==> flow/design.v <==
module fpadd (
    clk, reset, start,
    a, b,
    sum, 
    done
);
    input clk, reset, start;
    input [31:0] a, b;
    output [31:0] sum;
    output done;
    reg sign_a, sign_b, sign_r;
    reg [7:0] exp_a, exp_b, exp_r;
	reg [25:0] mant_a, mant_b;
    reg [25:0] mant_r;
	reg [31:0] sum;  
	reg done;
    reg [23:0] mant_sum;
    parameter IDLE = 3'b000;
    parameter SIGN = 3'b001;
    parameter SHIFT = 3'b010;
    parameter ADD = 3'b011;
	parameter RESSIGN = 3'b100;
    parameter NORM = 3'b101;
    parameter SEARCH = 3'b110;
	parameter FIN = 3'b111;
    reg[2:0] pres_state;
	always @(posedge clk) begin
	    if(reset) begin
			exp_a <= 0; exp_b <= 0; exp_r <= 0;
			mant_a <= 0; mant_b <= 0; mant_r <= 0;
			sign_a <= 0; sign_b <= 0; sign_r <= 0;
			done <= 0; sum <= 0; mant_sum <= 0;
    	end
    	else if(start) begin
	    	sign_a <= a[31];
	    	sign_b <= b[31];
			exp_a <= a[30:23];
			exp_b <= b[30:23];
			mant_a <= {3'b001, a[22:0]};  
			mant_b <= {3'b001, b[22:0]};  
	    	done <= 0;
	    	pres_state <= IDLE;
	    end
	    else begin
	    	case(pres_state)
			IDLE:  
	    	begin
		    	if ((exp_a == 8'b0) && (mant_a[22:0] == 22'b0 && mant_a[23] == 1'b1)) begin
					sum <= {sign_b, exp_b, mant_b[22:0]};
					done <= 1;
					pres_state <= FIN;
		    	end
	    		else if ((exp_b == 8'b0) && (mant_b[22:0] == 22'b0 && mant_b[23] == 1'b1)) begin
					sum <= {sign_a, exp_a, mant_a[22:0]};
					done <= 1;
					pres_state <= FIN;
		    	end
				else if (exp_a == 8'b11111111) begin
					sum <= {sign_a, exp_a, mant_a[22:0]};
					done <= 1;
					pres_state <= FIN;
				end
				else if (exp_b == 8'b11111111) begin
					sum <= {sign_b, exp_b, mant_b[22:0]};
					done <= 1;
					pres_state <= FIN;
				end
				else begin
					pres_state <= SIGN;
				end
			end	
			SIGN:  
			begin
				if (sign_a) begin
					mant_a <= ~mant_a + 1;
				end	
				if (sign_b) begin
					mant_b <= ~mant_b + 1;
				end	
				pres_state <= SHIFT;
			end
			SHIFT:  
			begin
				if(exp_a > exp_b) begin
					mant_b <= {sign_b, mant_b[25:1]};  
					exp_b <= exp_b + 1;
					exp_r <= exp_a;
				end
				else if(exp_a < exp_b) begin
					mant_a <= {sign_a, mant_a[25:1]};  
					exp_a <= exp_a + 1;
					exp_r <= exp_b;
				end
				else
					exp_r <= exp_a;
				pres_state <= (exp_a == exp_b) ? ADD : pres_state;
			end
			ADD:  
			begin
				mant_r <= mant_a + mant_b;
				pres_state <= RESSIGN;
			end
			RESSIGN:  
			begin
				if (mant_r[25] == 1) begin
					sign_r <= 1;
					mant_r <= -mant_r;
				end else begin
					sign_r <= 0;
				end
				pres_state <= NORM;
			end
			NORM:  
			begin
				if (mant_r == 0) begin
					exp_r <= 0;
					pres_state <= FIN;
				end else if ((mant_r[24] == 0) && (mant_r[23] == 1)) begin
					pres_state <= FIN;
				end else if (mant_r[24] == 1) begin
					mant_r <= mant_r >> 1;
					exp_r  <= exp_r + 1;
					pres_state <= FIN;
				end else
					pres_state <= SEARCH;
			end
			SEARCH:  
			begin
				if(mant_r[23] != 1) begin
					mant_r <= mant_r << 1;
					exp_r  <= exp_r - 1;
					pres_state <= SEARCH;
				end else
					pres_state <= FIN;
			end
			FIN:
			begin
				if (!done) begin
					sum <= {sign_r, exp_r, {mant_r[22:0]}};
					done <= 1;
				end
			end
			endcase
	    end
	end
endmodule
Wiki page: fpadd / tool data

=== From RTL to reports: fpadd ===
Tool output for the design above before and after an edit, in the order of the flow.
Lines under "before" count in the file above, lines under "after" in the edited file.
"difference": "after" minus "before" as printed here. "relative change": 100 x difference / "before".
A cell with - has no value.

* Top: fpadd
* Clock: clk
* Cell library: sky130hd
* Library corner: tt_025C_1v80

=== The edit ===
Unified diff, file above to edited file.
This change comes from a script, not from a designer. The edited design behaves differently; no optimisation was intended.

<pre>
@@ -98,5 +98,5 @@
 			ADD:  
 			begin
-				mant_r <= mant_a + mant_b;
+				mant_r <= mant_a | mant_b;
 				pres_state <= RESSIGN;
 			end
</pre>

=== Word level ===
Yosys after proc, flatten, opt, wreduce and memory -nomap, before mapping. Memory bits, and registers merged into a memory's read port (data or address), are not among the register bits. Print and check cells are not counted. Equal cells are merged and count once.

{| class="wikitable"
|+ Word-level totals
! item !! before !! after !! difference !! relative change (%)
|-
| flip-flop bits (word level) || 141 || 141 || 0 || 0.00
|-
| input bits || 67 || 67 || 0 || 0.00
|-
| output and inout port bits || 33 || 33 || 0 || 0.00
|-
| cells after elaboration || 150 || 150 || 0 || 0.00
|}

{| class="wikitable"
|+ Operators by class
! item !! before !! after !! difference !! relative change (%)
|-
| $add $sub $neg || 8 || 7 || -1 || -12.50
|-
| magnitude comparators || 2 || 2 || 0 || 0.00
|-
| eq/ne operators || 31 || 31 || 0 || 0.00
|-
| muxes and demuxes || 51 || 51 || 0 || 0.00
|-
| bitwise operators || 5 || 6 || +1 || +20.00
|-
| reductions and logical operators || 36 || 36 || 0 || 0.00
|}

{| class="wikitable"
|+ Operators by type and width
! operator !! before !! after !! difference !! relative change (%)
|-
| 26-bit adder || 1 || 0 || -1 || -100.00
|-
| 26-bit bitwise OR || 0 || 1 || +1 || -
|-
| 8-bit 2-to-1 mux || 13 || 13 || 0 || 0.00
|-
| 2-bit != test with constant B || 12 || 12 || 0 || 0.00
|-
| 26-bit 2-to-1 mux || 10 || 10 || 0 || 0.00
|-
| 1-bit 2-to-1 mux || 9 || 9 || 0 || 0.00
|-
| 3-bit != test with constant B || 8 || 8 || 0 || 0.00
|-
| 1-bit logical AND || 5 || 5 || 0 || 0.00
|-
| 3-bit 2-to-1 mux || 5 || 5 || 0 || 0.00
|-
| 32-bit 2-to-1 mux || 5 || 5 || 0 || 0.00
|-
| 2-bit nonzero test || 5 || 5 || 0 || 0.00
|-
| 3-bit == test with constant B || 4 || 4 || 0 || 0.00
|-
| 3-bit AND reduction || 4 || 4 || 0 || 0.00
|-
| 8-bit by 1-bit adder with 8-bit output with constant B || 3 || 3 || 0 || 0.00
|-
| 1-bit inverter || 3 || 3 || 0 || 0.00
|-
| 2-bit AND reduction || 3 || 3 || 0 || 0.00
|-
| 4-bit AND reduction || 3 || 3 || 0 || 0.00
|-
| 6-bit AND reduction || 3 || 3 || 0 || 0.00
|-
| 26-bit by 1-bit adder with 26-bit output with constant B || 2 || 2 || 0 || 0.00
|-
| 3-bit by 2-bit == test with 1-bit output with constant B || 2 || 2 || 0 || 0.00
|-
| 8-bit == test with constant B || 2 || 2 || 0 || 0.00
|-
| 23-bit logical NOT || 2 || 2 || 0 || 0.00
|-
| 8-bit logical NOT || 2 || 2 || 0 || 0.00
|-
| 24-bit 2-to-1 mux || 2 || 2 || 0 || 0.00
|-
| 26-bit inverter || 2 || 2 || 0 || 0.00
|-
| 26-bit parallel mux with 2-bit select || 2 || 2 || 0 || 0.00
|-
| 3-bit nonzero test || 2 || 2 || 0 || 0.00
|-
| 3-bit by 1-bit == test with 1-bit output with constant B || 1 || 1 || 0 || 0.00
|}

Not every row of either side is listed.

=== Depth ===
Yosys ltp: most cells in a row. Word level: on the elaborated netlist, between registers, memories and ports. Mapped: between sequential cells and ports; inverters and the memories' decode and read muxes count.

{| class="wikitable"
|+ Depth
! item !! before !! after !! difference !! relative change (%)
|-
| depth after elaboration || 6 || 6 || 0 || 0.00
|-
| ABC_AREA || 0 || 0 || - || -
|-
| gate-level depth with buffers || 12 || 11 || -1 || -8.33
|-
| gate-level depth less buffers || 9 || 9 || 0 || 0.00
|}

=== Synthesis result ===
Source: synth_stat.txt of the flow (Yosys; design flattened, memories mapped). It holds for the ABC_AREA given above (unset counts as 0); a run with the other value may have another netlist.

{| class="wikitable"
|+ Synthesis totals
! item !! before !! after !! difference !! relative change (%)
|-
| mapped cells || 1472 || 1313 || -159 || -10.80
|-
| mapped area (um^2) || 10935.5 || 9721.8 || -1213.7 || -11.10
|-
| area of sequential cells (um^2) || 2932.8 || 2932.8 || 0.0 || 0.00
|-
| flip-flops || 146 || 146 || 0 || 0.00
|-
| buffers || 121 || 120 || -1 || -0.83
|}

{| class="wikitable"
|+ Cell types
! cell type !! before !! after !! difference !! relative change (%)
|-
| sky130_fd_sc_hd__o22ai_1 || 42 || 10 || -32 || -76.19
|-
| sky130_fd_sc_hd__o221ai_1 || 28 || 2 || -26 || -92.86
|-
| sky130_fd_sc_hd__ha_1 || 42 || 17 || -25 || -59.52
|-
| sky130_fd_sc_hd__nor2_1 || 125 || 104 || -21 || -16.80
|-
| sky130_fd_sc_hd__a21oi_1 || 104 || 124 || +20 || +19.23
|-
| sky130_fd_sc_hd__or3_1 || 41 || 22 || -19 || -46.34
|-
| sky130_fd_sc_hd__a22o_1 || 13 || 32 || +19 || +146.15
|-
| sky130_fd_sc_hd__xnor2_1 || 32 || 18 || -14 || -43.75
|-
| sky130_fd_sc_hd__a222oi_1 || 15 || 1 || -14 || -93.33
|-
| sky130_fd_sc_hd__inv_1 || 72 || 59 || -13 || -18.06
|-
| sky130_fd_sc_hd__nand2_1 || 129 || 117 || -12 || -9.30
|-
| sky130_fd_sc_hd__a221oi_1 || 25 || 37 || +12 || +48.00
|-
| sky130_fd_sc_hd__a211oi_1 || 27 || 16 || -11 || -40.74
|-
| sky130_fd_sc_hd__nand2b_1 || 17 || 6 || -11 || -64.71
|-
| sky130_fd_sc_hd__xor2_1 || 17 || 6 || -11 || -64.71
|-
| sky130_fd_sc_hd__o311ai_0 || 4 || 15 || +11 || +275.00
|-
| sky130_fd_sc_hd__clkbuf_1 || 97 || 105 || +8 || +8.25
|-
| sky130_fd_sc_hd__a221oi_2 || 0 || 7 || +7 || -
|}

Not every row of either side is listed.

=== Timing after synthesis ===
OpenSTA on the mapped netlist: ideal clock, no wires. The path of least setup slack (recovery checks aside). Input and output delay are each 20% of the period. Register names are those of the netlist, which keeps one name where synthesis merged equal registers.

{| class="wikitable"
|+ Path post-synthesis
! item !! before !! after !! difference !! relative change (%)
|-
| path type || reg2reg || reg2reg || - || -
|-
| from || register exp_b[3] || register mant_b[5] || - || -
|-
| to || register exp_r[5] || register sum[2] || - || -
|-
| period (ps) || 5000 || 5000 || 0 || 0.00
|-
| setup time (ps) || 130 || 117 || -13 || -
|-
| launch time at the first pin (ps) || 0 || 0 || 0 || -
|-
| data arrival time (ps) || 2697 || 2838 || +141 || +5.23
|-
| data required time (ps) || 4870 || 4883 || +13 || +0.27
|-
| slack (ps) || 2173 || 2045 || -128 || -
|-
| path delay (ps) || 2827 || 2955 || +128 || +4.53
|-
| driving pins on the path || 10 || 11 || +1 || +10.00
|-
| path buffers || 0 || 3 || +3 || -
|-
| synthesis period reached (ps) || 2827 || 2955 || +128 || +4.53
|}

"path delay" = arrival - input delay + setup time.
"driving pins on the path": output pins that drive a net of the path, with the launching flip-flop's if there is one; two outputs of one cell count as two.
"synthesis period reached" is the clock period less the worst setup slack; recovery checks do not enter. This is arithmetic on one report: input and output delays are still those of the set period (20% each).
Between the ends stands the longest chain of elaborated cells between them, by number of cells; it is not shown to be the way that was timed. Of several equally long chains one is given.
Each line given opens the expression or statement behind the cell; cells for indexed reads and writes are added by Yosys, which also makes memories of some case tables.
A register here has more assigning lines than the two given.

On the way, post-synthesis, before:
* Path through: sky130_fd_sc_hd__dfxtp_1 -> sky130_fd_sc_hd__inv_1 -> sky130_fd_sc_hd__ha_1 -> sky130_fd_sc_hd__a21oi_1 -> sky130_fd_sc_hd__nor2b_1 -> sky130_fd_sc_hd__o31ai_1 -> sky130_fd_sc_hd__nand2_1 -> sky130_fd_sc_hd__mux2_2 -> sky130_fd_sc_hd__a211oi_1 -> sky130_fd_sc_hd__o32ai_1
* Length of the longest elaborated chain: 4
* Elaborated cells on any way between the ends: 5
* Source lines of those cells: 3
* Those cells by class: compare (2); mux (3)

{| class="wikitable"
|+ Ends and longest elaborated chain, post-synthesis, before
! item !! RTL line !! source
|-
| from (decl) || 12 || <nowiki>reg [7:0] exp_a, exp_b, exp_r;</nowiki>
|-
| from (assign) || 38 || <nowiki>exp_b <= b[30:23];</nowiki>
|-
| from (assign) || 86 || <nowiki>exp_b <= exp_b + 1;</nowiki>
|-
| 8-bit < comparator || 89 || <nowiki>else if(exp_a < exp_b) begin</nowiki>
|-
| 8-bit 2-to-1 mux || 89 ||
|-
| 8-bit 2-to-1 mux || 84 || <nowiki>if(exp_a > exp_b) begin</nowiki>
|-
| 8-bit parallel mux with 3-bit select || 45 || <nowiki>case(pres_state)</nowiki>
|-
| to (assign) || 87 || <nowiki>exp_r <= exp_a;</nowiki>
|-
| to (assign) || 92 || <nowiki>exp_r <= exp_b;</nowiki>
|-
| to (decl) || 12 ||
|}

On the way, post-synthesis, after:
* Path through: sky130_fd_sc_hd__dfxtp_1 -> sky130_fd_sc_hd__clkbuf_1 -> sky130_fd_sc_hd__or4_1 -> sky130_fd_sc_hd__clkbuf_1 -> sky130_fd_sc_hd__or4_4 -> sky130_fd_sc_hd__o41ai_4 -> sky130_fd_sc_hd__o41ai_1 -> sky130_fd_sc_hd__buf_2 -> sky130_fd_sc_hd__a221oi_1 -> sky130_fd_sc_hd__a21oi_1 -> sky130_fd_sc_hd__a22o_1
* Length of the longest elaborated chain: 6
* Elaborated cells on any way between the ends: 8
* Source lines of those cells: 3
* Those cells by class: eq/ne (1); mux (3); reduce/logical (4)

{| class="wikitable"
|+ Ends and longest elaborated chain, post-synthesis, after
! item !! RTL line !! source
|-
| from (decl) || 13 || <nowiki>reg [25:0] mant_a, mant_b;</nowiki>
|-
| from (assign) || 40 || <nowiki>mant_b <= {3'b001, b[22:0]};</nowiki>
|-
| from (assign) || 78 || <nowiki>mant_b <= ~mant_b + 1;</nowiki>
|-
| 23-bit logical NOT || 53 || <nowiki>else if ((exp_b == 8'b0) && (mant_b[22:0] == 22'b0 && mant_b[23] == 1'b1)) begin</nowiki>
|-
| 1-bit logical AND x2 || 53 ||
|-
| 32-bit 2-to-1 mux || 53 ||
|-
| 32-bit 2-to-1 mux || 48 || <nowiki>if ((exp_a == 8'b0) && (mant_a[22:0] == 22'b0 && mant_a[23] == 1'b1)) begin</nowiki>
|-
| 32-bit parallel mux with 2-bit select || 45 || <nowiki>case(pres_state)</nowiki>
|-
| to (assign) || 49 || <nowiki>sum <= {sign_b, exp_b, mant_b[22:0]};</nowiki>
|-
| to (assign) || 54 || <nowiki>sum <= {sign_a, exp_a, mant_a[22:0]};</nowiki>
|-
| to (decl) || 9 || <nowiki>output [31:0] sum;</nowiki>
|}

=== Timing after layout ===
From the final timing report of the runs of pair A: the path of least setup slack in the routed layout; clock arrival at registers is part of the times.
The report prints the path's times to 10 ps; the period is as set.

{| class="wikitable"
|+ Path post-layout
! item !! before !! after !! difference !! relative change (%)
|-
| path type || reg2reg || reg2reg || - || -
|-
| from || register mant_b[1] || register mant_b[1] || - || -
|-
| to || register sum[25] || register sum[5] || - || -
|-
| period (ps) || 5000 || 5000 || 0 || 0.00
|-
| setup time (ps) || 90 || 100 || +10 || -
|-
| launch time at the first pin (ps) || 440 || 420 || -20 || -4.55
|-
| data arrival time (ps) || 3940 || 3910 || -30 || -0.76
|-
| data required time (ps) || 5350 || 5320 || -30 || -0.56
|-
| slack (ps) || 1410 || 1410 || 0 || -
|-
| driving pins on the path || 12 || 12 || 0 || 0.00
|-
| path buffers || 2 || 2 || 0 || 0.00
|}

Between the ends stands the longest chain of elaborated cells between them, by number of cells; it is not shown to be the way that was timed. Of several equally long chains one is given.
A register here has more assigning lines than the two given.

On the way, post-layout, before:
* Path through: sky130_fd_sc_hd__dfxtp_1 -> sky130_fd_sc_hd__inv_1 -> sky130_fd_sc_hd__ha_1 -> sky130_fd_sc_hd__or3b_2 -> sky130_fd_sc_hd__or4_4 -> sky130_fd_sc_hd__nor4_4 -> sky130_fd_sc_hd__o21bai_1 -> sky130_fd_sc_hd__buf_4 -> sky130_fd_sc_hd__nand2_1 -> sky130_fd_sc_hd__buf_4 -> sky130_fd_sc_hd__nor2_1 -> sky130_fd_sc_hd__o32ai_2
* Length of the longest elaborated chain: 6
* Elaborated cells on any way between the ends: 8
* Source lines of those cells: 3
* Those cells by class: eq/ne (1); mux (3); reduce/logical (4)

{| class="wikitable"
|+ Ends and longest elaborated chain, post-layout, before
! item !! RTL line !! source
|-
| from (decl) || 13 || <nowiki>reg [25:0] mant_a, mant_b;</nowiki>
|-
| from (assign) || 40 || <nowiki>mant_b <= {3'b001, b[22:0]};</nowiki>
|-
| from (assign) || 78 || <nowiki>mant_b <= ~mant_b + 1;</nowiki>
|-
| 23-bit logical NOT || 53 || <nowiki>else if ((exp_b == 8'b0) && (mant_b[22:0] == 22'b0 && mant_b[23] == 1'b1)) begin</nowiki>
|-
| 1-bit logical AND x2 || 53 ||
|-
| 32-bit 2-to-1 mux || 53 ||
|-
| 32-bit 2-to-1 mux || 48 || <nowiki>if ((exp_a == 8'b0) && (mant_a[22:0] == 22'b0 && mant_a[23] == 1'b1)) begin</nowiki>
|-
| 32-bit parallel mux with 2-bit select || 45 || <nowiki>case(pres_state)</nowiki>
|-
| to (assign) || 49 || <nowiki>sum <= {sign_b, exp_b, mant_b[22:0]};</nowiki>
|-
| to (assign) || 54 || <nowiki>sum <= {sign_a, exp_a, mant_a[22:0]};</nowiki>
|-
| to (decl) || 9 || <nowiki>output [31:0] sum;</nowiki>
|}

On the way, post-layout, after:
* Path through: sky130_fd_sc_hd__dfxtp_1 -> sky130_fd_sc_hd__inv_1 -> sky130_fd_sc_hd__ha_1 -> sky130_fd_sc_hd__or3b_2 -> sky130_fd_sc_hd__or4_4 -> sky130_fd_sc_hd__o41ai_4 -> sky130_fd_sc_hd__buf_4 -> sky130_fd_sc_hd__o41ai_2 -> sky130_fd_sc_hd__buf_4 -> sky130_fd_sc_hd__a221oi_1 -> sky130_fd_sc_hd__a21oi_1 -> sky130_fd_sc_hd__a22o_1
* Length of the longest elaborated chain: 6
* Elaborated cells on any way between the ends: 8
* Source lines of those cells: 3
* Those cells by class: eq/ne (1); mux (3); reduce/logical (4)

{| class="wikitable"
|+ Ends and longest elaborated chain, post-layout, after
! item !! RTL line !! source
|-
| from (decl) || 13 || <nowiki>reg [25:0] mant_a, mant_b;</nowiki>
|-
| from (assign) || 40 || <nowiki>mant_b <= {3'b001, b[22:0]};</nowiki>
|-
| from (assign) || 78 || <nowiki>mant_b <= ~mant_b + 1;</nowiki>
|-
| 23-bit logical NOT || 53 || <nowiki>else if ((exp_b == 8'b0) && (mant_b[22:0] == 22'b0 && mant_b[23] == 1'b1)) begin</nowiki>
|-
| 1-bit logical AND x2 || 53 ||
|-
| 32-bit 2-to-1 mux || 53 ||
|-
| 32-bit 2-to-1 mux || 48 || <nowiki>if ((exp_a == 8'b0) && (mant_a[22:0] == 22'b0 && mant_a[23] == 1'b1)) begin</nowiki>
|-
| 32-bit parallel mux with 2-bit select || 45 || <nowiki>case(pres_state)</nowiki>
|-
| to (assign) || 49 || <nowiki>sum <= {sign_b, exp_b, mant_b[22:0]};</nowiki>
|-
| to (assign) || 54 || <nowiki>sum <= {sign_a, exp_a, mant_a[22:0]};</nowiki>
|-
| to (decl) || 9 || <nowiki>output [31:0] sum;</nowiki>
|}

=== Layout results ===
Both versions went through the flow (Yosys, OpenROAD) with the same settings in each pair. Constraints: input delay and output delay 20% of the set period each, output load 0.01 pF.

Settings, pair A:
* CORE_UTILIZATION: 40
* period_ns: 5.0
* CAP_MARGIN: 20
* CORE_MARGIN: 2
* SLEW_MARGIN: 20

{| class="wikitable"
|+ Results, pair A
! item !! before !! after !! difference !! relative change (%)
|-
| synthesis area (um^2) || 10935.5 || 9721.8 || -1213.7 || -11.10
|-
| die footprint (um^2) || 28677.7 || 25568.0 || -3109.7 || -10.84
|-
| standard-cell area after routing (um^2) || 12618.4 || 11398.4 || -1220.0 || -9.67
|-
| utilization after layout (%) || 47.0 || 47.3 || +0.3 || -
|-
| worst slack on setup checks (ps) || 1411 || 1411 || 0 || -
|-
| post-route setup TNS (ps) || 0 || 0 || 0 || -
|-
| final worst hold slack (ps) || 477 || 468 || -9 || -
|-
| total power of the final layout (W) || 0.00411 || 0.003604 || -0.000506 || -12.31
|-
| reached clock period (ps) || 3589 || 3589 || 0 || 0.00
|}

Settings, pair B:
* ABC_AREA: 0
* CORE_ASPECT_RATIO: 1.77
* CORE_UTILIZATION: 21
* CTS_CLUSTER_DIAMETER: 167
* GPL_ROUTABILITY_DRIVEN: 0
* HOLD_SLACK_MARGIN: 0.05
* MIN_ROUTING_LAYER: met1
* period_ns: 5.91
* CAP_MARGIN: 20
* CORE_MARGIN: 2
* SLEW_MARGIN: 20

{| class="wikitable"
|+ Results, pair B
! item !! before !! after !! difference !! relative change (%)
|-
| synthesis area (um^2) || 10935.5 || 9721.8 || -1213.7 || -11.10
|-
| die footprint (um^2) || 53990.6 || 48102.5 || -5888.1 || -10.91
|-
| standard-cell area after routing (um^2) || 12996.2 || 11696.2 || -1300.0 || -10.00
|-
| utilization after layout (%) || 25.2 || 25.7 || +0.5 || -
|-
| worst slack on setup checks (ps) || 2352 || 2082 || -270 || -
|-
| post-route setup TNS (ps) || 0 || 0 || 0 || -
|-
| final worst hold slack (ps) || 483 || 489 || +6 || -
|-
| total power of the final layout (W) || 0.0034 || 0.003125 || -0.000275 || -8.09
|-
| reached clock period (ps) || 3558 || 3828 || +270 || +7.59
|}

By "reached clock period" is meant the clock period of the run minus its worst setup slack. This is arithmetic on one report: input and output delays are still those of the set period (20% each).
"total power of the final layout": no workload was simulated; the value follows from the tool's default switching activity.
